==> flow/design.v <==
module exponent_multiplier (
    i_clk, i_rst_n,
    i_load, i_start, i_select,
    i_A, i_B,
    o_done, led_select, o_P,
	seg_i_A_ten, seg_i_A_unit, 
	seg_i_B_ten, seg_i_B_unit, 
	seg_o_P_thousand, seg_o_P_hundred, seg_o_P_ten, seg_o_P_unit
);
    input wire i_clk, i_rst_n;
    input wire i_load, i_start, i_select;
    input [3:0] i_A, i_B;
    output reg o_done, led_select;
    output reg [29:0] o_P;
	output reg [6:0] seg_i_A_ten, seg_i_A_unit;
	output reg [6:0] seg_i_B_ten, seg_i_B_unit;
	output reg [6:0] seg_o_P_thousand, seg_o_P_hundred, seg_o_P_ten, seg_o_P_unit;
    parameter IDLE = 3'b000, LOAD = 3'b001, CALC = 3'b010, FINISH = 3'b011;
    reg [2:0] current_state;
    reg [3:0] reg_A, reg_B;
	reg [3:0] led_reg_A, led_reg_B;
    reg [19:0] reg_A_shift;
    reg [29:0] reg_P_exp;
    reg [7:0] reg_P_mul;
    reg [3:0] counter_exp;
    reg [2:0] index_bit_B;
    reg exp_done, mul_done;
    always @(posedge i_clk or negedge i_rst_n) begin
        if (!i_rst_n) begin
            reg_A <= 4'b0;
            reg_B <= 4'b0;
            reg_P_exp <= 30'b1;
            reg_P_mul <= 8'b0;
            reg_A_shift <= 20'b0;
			led_reg_A <= 4'b0;	
			led_reg_B <= 4'b0;	
            o_done <= 0;
			led_select <= 0;
            o_P <= 30'b0;
            counter_exp <= 4'b0;
            index_bit_B <= 3'b0;
            exp_done <= 0;
            mul_done <= 0;
            current_state <= IDLE;
        end
        else begin
            case (current_state)
                IDLE: begin
                    reg_A <= 4'b0;
                    reg_B <= 4'b0;
                    reg_P_exp <= 30'b1;
                    reg_P_mul <= 8'b0;
                    reg_A_shift <= 20'b0;
                    o_done <= 0;
					led_select <= 0;
                    o_P <= 30'b0;
                    counter_exp <= 4'b0;
                    index_bit_B <= 3'b0;
                    exp_done <= 0;
                    mul_done <= 0;
                    if (!i_load) begin 
                        reg_A <= i_A;
						led_reg_A <= i_A;
                        reg_B <= i_B;
						led_reg_B <= i_B;
                        reg_A_shift <= {16'b0, i_A};
                        current_state <= LOAD;
                    end                    
                end    
                LOAD: begin                    
                    current_state <= (!i_start) ? CALC : LOAD;
                end
                CALC: begin
                    if (i_start) begin
                        if (!exp_done) begin
                            if (counter_exp < reg_B) begin
                                reg_P_exp <= reg_P_exp * reg_A;
                                counter_exp <= counter_exp + 1;
                            end
                            else begin
                                exp_done <= 1;
                            end
                        end
                        if (!mul_done) begin
                            if (index_bit_B < 4) begin
                                if (reg_B[index_bit_B]) begin
                                    reg_P_mul <= reg_P_mul + reg_A_shift[7:0];
                                end
                                reg_A_shift <= reg_A_shift << 1;
                                index_bit_B <= index_bit_B + 1;
                            end
                            else begin
                                mul_done <= 1;
                            end
                        end
                        if (exp_done && mul_done) begin
                            current_state <= FINISH;
                        end
                    end
                end
                FINISH: begin
                    o_done <= 1;
                    led_select <= !i_select;
                    if (!i_select) begin
                        o_P <= reg_P_exp;
                    end
                    else if (i_select) begin
                        o_P <= {22'b0, reg_P_mul};
                    end
                    if (!i_start) begin
                        current_state <= IDLE;
                    end
                end
            endcase
        end
    end
	always @(*) begin                 
		case (led_reg_A % 10)
			4'd0: seg_i_A_unit = 7'b1000000;
			4'd1: seg_i_A_unit = 7'b1111001;
			4'd2: seg_i_A_unit = 7'b0100100;
			4'd3: seg_i_A_unit = 7'b0110000;
			4'd4: seg_i_A_unit = 7'b0011001;
			4'd5: seg_i_A_unit = 7'b0010010;
			4'd6: seg_i_A_unit = 7'b0000010;
			4'd7: seg_i_A_unit = 7'b1111000;
			4'd8: seg_i_A_unit = 7'b0000000;
			4'd9: seg_i_A_unit = 7'b0010000;
			default: seg_i_A_unit = 7'b1000000;
		endcase
		case (led_reg_A / 10)
			4'd0: seg_i_A_ten = 7'b1000000;
			4'd1: seg_i_A_ten = 7'b1111001;
			4'd2: seg_i_A_ten = 7'b0100100;
			4'd3: seg_i_A_ten = 7'b0110000;
			4'd4: seg_i_A_ten = 7'b0011001;
			4'd5: seg_i_A_ten = 7'b0010010;
			4'd6: seg_i_A_ten = 7'b0000010;
			4'd7: seg_i_A_ten = 7'b1111000;
			4'd8: seg_i_A_ten = 7'b0000000;
			4'd9: seg_i_A_ten = 7'b0010000;
			default: seg_i_A_ten = 7'b1000000;
		endcase
		case (led_reg_B % 10)
			4'd0: seg_i_B_unit = 7'b1000000;
			4'd1: seg_i_B_unit = 7'b1111001;
			4'd2: seg_i_B_unit = 7'b0100100;
			4'd3: seg_i_B_unit = 7'b0110000;
			4'd4: seg_i_B_unit = 7'b0011001;
			4'd5: seg_i_B_unit = 7'b0010010;
			4'd6: seg_i_B_unit = 7'b0000010;
			4'd7: seg_i_B_unit = 7'b1111000;
			4'd8: seg_i_B_unit = 7'b0000000;
			4'd9: seg_i_B_unit = 7'b0010000;
			default: seg_i_B_unit = 7'b1000000;
		endcase
		case (led_reg_B / 10)
			4'd0: seg_i_B_ten = 7'b1000000;
			4'd1: seg_i_B_ten = 7'b1111001;
			4'd2: seg_i_B_ten = 7'b0100100;
			4'd3: seg_i_B_ten = 7'b0110000;
			4'd4: seg_i_B_ten = 7'b0011001;
			4'd5: seg_i_B_ten = 7'b0010010;
			4'd6: seg_i_B_ten = 7'b0000010;
			4'd7: seg_i_B_ten = 7'b1111000;
			4'd8: seg_i_B_ten = 7'b0000000;
			4'd9: seg_i_B_ten = 7'b0010000;
			default: seg_i_B_ten = 7'b1000000;
		endcase
		case (o_P % 10)
			4'd0: seg_o_P_unit = 7'b1000000;
			4'd1: seg_o_P_unit = 7'b1111001;
			4'd2: seg_o_P_unit = 7'b0100100;
			4'd3: seg_o_P_unit = 7'b0110000;
			4'd4: seg_o_P_unit = 7'b0011001;
			4'd5: seg_o_P_unit = 7'b0010010;
			4'd6: seg_o_P_unit = 7'b0000010;
			4'd7: seg_o_P_unit = 7'b1111000;
			4'd8: seg_o_P_unit = 7'b0000000;
			4'd9: seg_o_P_unit = 7'b0010000;
			default: seg_o_P_unit = 7'b1000000;
		endcase
		case ((o_P / 10) % 10)
			4'd0: seg_o_P_ten = 7'b1000000;
			4'd1: seg_o_P_ten = 7'b1111001;
			4'd2: seg_o_P_ten = 7'b0100100;
			4'd3: seg_o_P_ten = 7'b0110000;
			4'd4: seg_o_P_ten = 7'b0011001;
			4'd5: seg_o_P_ten = 7'b0010010;
			4'd6: seg_o_P_ten = 7'b0000010;
			4'd7: seg_o_P_ten = 7'b1111000;
			4'd8: seg_o_P_ten = 7'b0000000;
			4'd9: seg_o_P_ten = 7'b0010000;
			default: seg_o_P_ten = 7'b1000000;
		endcase
		case ((o_P / 100) % 10)
			4'd0: seg_o_P_hundred = 7'b1000000;
			4'd1: seg_o_P_hundred = 7'b1111001;
			4'd2: seg_o_P_hundred = 7'b0100100;
			4'd3: seg_o_P_hundred = 7'b0110000;
			4'd4: seg_o_P_hundred = 7'b0011001;
			4'd5: seg_o_P_hundred = 7'b0010010;
			4'd6: seg_o_P_hundred = 7'b0000010;
			4'd7: seg_o_P_hundred = 7'b1111000;
			4'd8: seg_o_P_hundred = 7'b0000000;
			4'd9: seg_o_P_hundred = 7'b0010000;
			default: seg_o_P_hundred = 7'b1000000;
		endcase
		case ((o_P / 1000) % 10)
			4'd0: seg_o_P_thousand = 7'b1000000;
			4'd1: seg_o_P_thousand = 7'b1111001;
			4'd2: seg_o_P_thousand = 7'b0100100;
			4'd3: seg_o_P_thousand = 7'b0110000;
			4'd4: seg_o_P_thousand = 7'b0011001;
			4'd5: seg_o_P_thousand = 7'b0010010;
			4'd6: seg_o_P_thousand = 7'b0000010;
			4'd7: seg_o_P_thousand = 7'b1111000;
			4'd8: seg_o_P_thousand = 7'b0000000;
			4'd9: seg_o_P_thousand = 7'b0010000;
			default: seg_o_P_thousand = 7'b1000000;		
		endcase
    end
endmodule
# Tool chain data of exponent_multiplier
# The steps from the RTL of exponent_multiplier to its reports follow in flow order.
# Lines are those of the file above, counted from 1.
# Library cell names are shortened.
# Not given: -
dict set report inputs {
  top_module {exponent_multiplier}
  clock_port {i_clk}
  lib {sky130hd}
  pvt_corner {tt_025C_1v80}
}

# Word-level counts
# Source: Yosys, flattened and elaborated, memories not mapped. Widths are those after wreduce. Registers that Yosys merges into a memory's read port (data or address) are not register bits. Print and check cells do not count.
# Yosys's memory passes give these memory sizes; they may raise the number of words (mostly to a power of two), join words into wider ones and drop unused or constant bits.
dict set report bits {
  romBits 896
  wordCells 124
  reg_bits 106
  latch_bits 0
  mem_count 8
  mem_bits_rw 0
  clocked_rd_ports_x_width 0
}
# memory size width rd wr line_no
set memory_table {}
lappend memory_table {{(name not given)} 16 7 1 0 118} ;# case (led_reg_A % 10)
lappend memory_table {{(name not given)} 16 7 1 0 131} ;# case (led_reg_A / 10)
lappend memory_table {{(name not given)} 16 7 1 0 144} ;# case (led_reg_B % 10)
lappend memory_table {{(name not given)} 16 7 1 0 157} ;# case (led_reg_B / 10)
lappend memory_table {{(name not given)} 16 7 1 0 170} ;# case (o_P % 10)
lappend memory_table {{(name not given)} 16 7 1 0 183} ;# case ((o_P / 10) % 10)
# Memories not listed: 2.
dict set report classes {
  reduce_and_logical 20
  add_sub_neg 3
  compare 2
  bitwise 1
  shifts 1
  muxes 50
  div_mod_pow 11
  equal 12
  mul 1
}
# cell n
set ops {}
lappend ops {{32-bit by 4-bit remainder unit with 32-bit output (second input constant)} 3}
lappend ops {{30-bit by 10-bit divider with 32-bit output (second input constant)} 1}
lappend ops {{4-bit by 4-bit divider with 32-bit output (second input constant)} 2}
lappend ops {{4-bit by 4-bit remainder unit with 32-bit output (second input constant)} 2}
lappend ops {{28-bit zero test} 8}
lappend ops {{30-bit by 7-bit divider with 32-bit output (second input constant)} 1}
lappend ops {{30-bit by 4-bit divider with 32-bit output (second input constant)} 1}
lappend ops {{30-bit by 4-bit remainder unit with 32-bit output (second input constant)} 1}
lappend ops {{30-bit by 4-bit multiplier with 30-bit output} 1}
lappend ops {{30-bit case mux with 2-bit select} 2}
lappend ops {{30-bit two-way mux} 4}
lappend ops {{8-bit two-way mux} 7}
lappend ops {{7-bit two-way mux} 8}
lappend ops {{8-bit case mux with 2-bit select} 2}
lappend ops {{4-bit two-way mux} 6}
lappend ops {{3-bit two-way mux} 7}
lappend ops {{2-bit inequality test (second input constant)} 9}
lappend ops {{3-bit case mux with 4-bit select} 1}
lappend ops {{5-bit AND reduction} 2}
lappend ops {{4-bit AND reduction} 2}
lappend ops {{8-bit adder} 1}
lappend ops {{4-bit case mux with 2-bit select} 1}
lappend ops {{1-bit case mux with 2-bit select} 4}
lappend ops {{3-bit by 2-bit == test with 1-bit output (second input constant)} 2}
lappend ops {{3-bit case mux with 2-bit select} 1}
lappend ops {{1-bit two-way mux} 6}
lappend ops {{2-bit AND reduction} 2}
lappend ops {{2-bit nonzero test} 2}
# Other operator kinds: 12; their cells: 12.

# Longest topological paths
# Longest topological path by Yosys (ltp), each cell counted once; first at word level (registers and memories cut), then after technology mapping (sequential cells cut; the memories' decode and read muxes count).
dict set report depth {
  ltp_word 6
  ABC_AREA 0
  mapped_depth 146
  ltp_nobuf 108
}

# Mapped cells and area
# Yosys stat after the flow's synthesis: flattened, memories mapped to cells. It holds for the ABC_AREA given above (unset counts as 0); a run with the other value may have another netlist.
# Totals and module areas in this step are rounded.
# cell_type n area_total_um2
set by_type {}
lappend by_type {xnor2_1 341 2.99E+03}
lappend by_type {dfrtp_1 105 2627.52}
lappend by_type {nand2_1 627 2.35E+03}
lappend by_type {a21oi_1 389 1.95E+03}
lappend by_type {nor2_1 511 1918.09}
lappend by_type {o21ai_0 328 1.64E+03}
lappend by_type {nor3_1 252 1261.21}
lappend by_type {ha_1 93 1.16E+03}
lappend by_type {nand3_1 220 1.1E+03}
lappend by_type {fa_1 54 1.08E+03}
lappend by_type {xor2_1 113 989.699}
lappend by_type {clkbuf_1 246 923.386}
lappend by_type {mux2i_1 90 900.864}
lappend by_type {inv_1 210 788.256}
lappend by_type {a211oi_1 101 758.227}
lappend by_type {and2_1 119 744.464}
lappend by_type {o211ai_1 77 578.054}
lappend by_type {nor4_1 91 569.296}
# Not listed: further types 137, cells in them 1916.
dict set report synth_totals {
  n_buf 374
  mapped_area_um2 40030
  ffs 107
  cells 5883
  seqArea_um2 2680
}

# Timing after synthesis
# Source: OpenSTA report_checks on the synthesized netlist (no wires, ideal clock, input and output delay 20% of the period each), path of least setup slack; recovery checks are left aside. Register names are those of the netlist, which keeps one name where synthesis merged equal registers.
dict set report synth_path {
  path_type {register -> output}
  from {reg o_P[25]}
  to {out seg_o_P_ten[3]}
  required_time_ps 40000
  path_buffers 16
  path_slack_ps 7730
  driving_pins 118
  t_arrival_ps 32270
  tclk_ps 50000
  path_delay_ps 32270
  synth_period_reached_ps 42270
}
# "path_delay_ps" is the arrival time less input delay plus setup time.
# A path that ends at an output port has no setup time.
# "driving_pins" counts driving pins, that of a launching flip-flop among them; a cell with two outputs on the path counts twice.
# "synth_period_reached_ps" = period - worst setup slack (recovery checks aside). The figure is calculated, with input and output delays left at 20% of the set period.
# Between the ends stands the longest chain of elaborated cells between them, by number of cells; it is not shown to be the way that was timed. Of several equally long chains one is given.
# A line is the first line of the expression or statement that the cell stems from. Yosys adds cells for indexed reads and writes and turns some case tables into memories.
# The chain passes a memory read, where the word-level depth is cut; so it can be longer than that depth.
# A register here has more assigning lines than the two given.
dict set report synth_between {
  path_cell_list {dfrtp_1 buf_6 xor2_2 and2_4 a2111o_1 nand2_2 nand2_1 o211a_1 or4_4 o21a_2 buf_6 a311oi_1 o21ai_1 o22a_1 a32o_1 o211a_4 o21a_1 buf_4 [... 82 more ...] mux2_1 or4_1 a211o_1 o221a_1 or4_1 a2111o_1 or4b_1 clkbuf_1 or3_1 a21o_1 or4_4 nor3_4 nand3_4 xnor2_1 inv_1 ha_1 mux2i_1 nor2b_1}
  elab_chain_len 4
  cells_between 5
  cone_lines 1
  classes_between {2 x div; 1 x mux; 1 x reduce/logical; 1 x memory}
}
# element line_no
set synth_rtl {}
lappend synth_rtl {{from (decl)} 14} ;# output reg [29:0] o_P;
lappend synth_rtl {{from (assign)} 105} ;# o_P <= reg_P_exp;
lappend synth_rtl {{from (assign)} 108} ;# o_P <= {22'b0, reg_P_mul};
lappend synth_rtl {{30-bit by 4-bit divider with 32-bit output} 183} ;# case ((o_P / 10) % 10)
lappend synth_rtl {{32-bit by 4-bit remainder unit with 32-bit output} 183}
lappend synth_rtl {{memory read 16 x 7 bit} 183}
lappend synth_rtl {{7-bit two-way mux} 183}
lappend synth_rtl {{to (decl)} 17} ;# output reg [6:0] seg_o_P_thousand, seg_o_P_hundred, seg_o_P_ten, seg_o_P_unit;

# Timing after layout
# Path of least setup slack in the final report of run 1 (OpenROAD, finished layout, wires in). Where an end is a register, its clock arrival counts in the times.
# The report prints the path's times to 10 ps; the period is as set.
dict set report layout_path {
  path_type {register -> output}
  from {reg o_P[25]}
  to {out seg_o_P_ten[2]}
  required_time_ps 39120
  tclk_ps 48900
  path_buffers 13
  path_slack_ps 1890
  t_arrival_ps 37230
  driving_pins 115
}
# Between the ends stands the longest chain of elaborated cells between them, by number of cells; it is not shown to be the way that was timed. Of several equally long chains one is given.
# The chain passes a memory read, where the word-level depth is cut; so it can be longer than that depth.
# A register here has more assigning lines than the two given.
dict set report layout_between {
  path_cell_list {dfrtp_4 or3_1 a32oi_1 nand2_1 nor3_1 nor2_1 o211ai_4 mux2i_1 o21a_4 mux2i_1 o32ai_1 or2_1 nor2_1 buf_4 o311ai_4 o21a_4 nor2_1 o41ai_2 [... 79 more ...] mux2_1 or4_1 a211o_1 buf_4 o221a_1 or4_1 a2111o_1 or4b_1 or3_1 a21o_1 or4_4 nor3_4 nand3_4 a22o_1 a2111oi_4 nand4_2 nor3_2 clkdlybuf4s50_1}
  elab_chain_len 4
  cells_between 5
  cone_lines 1
  classes_between {2 x div; 1 x mux; 1 x reduce/logical; 1 x memory}
}
# element line_no
set layout_rtl {}
lappend layout_rtl {{from (decl)} 14} ;# output reg [29:0] o_P;
lappend layout_rtl {{from (assign)} 105} ;# o_P <= reg_P_exp;
lappend layout_rtl {{from (assign)} 108} ;# o_P <= {22'b0, reg_P_mul};
lappend layout_rtl {{30-bit by 4-bit divider with 32-bit output} 183} ;# case ((o_P / 10) % 10)
lappend layout_rtl {{32-bit by 4-bit remainder unit with 32-bit output} 183}
lappend layout_rtl {{memory read 16 x 7 bit} 183}
lappend layout_rtl {{7-bit two-way mux} 183}
lappend layout_rtl {{to (decl)} 17} ;# output reg [6:0] seg_o_P_thousand, seg_o_P_hundred, seg_o_P_ten, seg_o_P_unit;

# Record of 4 stored runs of the RTL-to-layout flow on exponent_multiplier, platform sky130hd. The runs are unordered. Constraints: input delay and output delay 20% of the set period each, output load 0.01 pF.
# Results are given in rounded form.
run="run 1" settings CORE_UTILIZATION=25 PLACE_DENSITY=0.6 period_ns=48.9 CAP_MARGIN=20 CORE_MARGIN=2 SLEW_MARGIN=20
run="run 1" results post_synth_area_um2=40030 design_die_area_um2=163300 cell_area_final_um2=45150 layout_utilization_pct=28.4 ws_setup_ps=1894 final_setup_tns_ps=0 hold_ws_ps=489
run="run 2" settings CAP_MARGIN=15 CELL_PAD_IN_SITES_GLOBAL_PLACEMENT=1 CORE_ASPECT_RATIO=1.12 CORE_MARGIN=5 CORE_UTILIZATION=65 CTS_CLUSTER_DIAMETER=224 GPL_TIMING_DRIVEN=0 MIN_ROUTING_LAYER="met1" PLACE_DENSITY=0.84 SETUP_SLACK_MARGIN=5.0 TNS_END_PERCENT=25 period_ns=82.1 SLEW_MARGIN=20
run="run 2" outcome="did not finish, placement stopped with GPL-0301"
run="run 3" settings ABC_AREA=1 CELL_PAD_IN_SITES_GLOBAL_PLACEMENT=3 CORE_ASPECT_RATIO=1.98 CORE_UTILIZATION=40 CTS_CLUSTER_DIAMETER=66 CTS_CLUSTER_SIZE=36 GPL_ROUTABILITY_DRIVEN=0 MAX_ROUTING_LAYER="met4" MIN_ROUTING_LAYER="met1" PLACE_DENSITY_LB_ADDON=0.1 SETUP_SLACK_MARGIN=-2.0 period_ns=49.3 CAP_MARGIN=20 CORE_MARGIN=2 SLEW_MARGIN=20
run="run 3" outcome="did not finish, placement stopped with FLW-0024"
run="run 4" settings ABC_AREA=1 CELL_PAD_IN_SITES_GLOBAL_PLACEMENT=3 CORE_ASPECT_RATIO=0.63 CORE_UTILIZATION=40 CTS_CLUSTER_DIAMETER=66 CTS_CLUSTER_SIZE=36 GPL_ROUTABILITY_DRIVEN=0 MIN_ROUTING_LAYER="met1" PLACE_DENSITY_LB_ADDON=0.1 period_ns=49.3 CAP_MARGIN=20 CORE_MARGIN=2 SLEW_MARGIN=20
run="run 4" outcome="did not finish, placement stopped with FLW-0024"
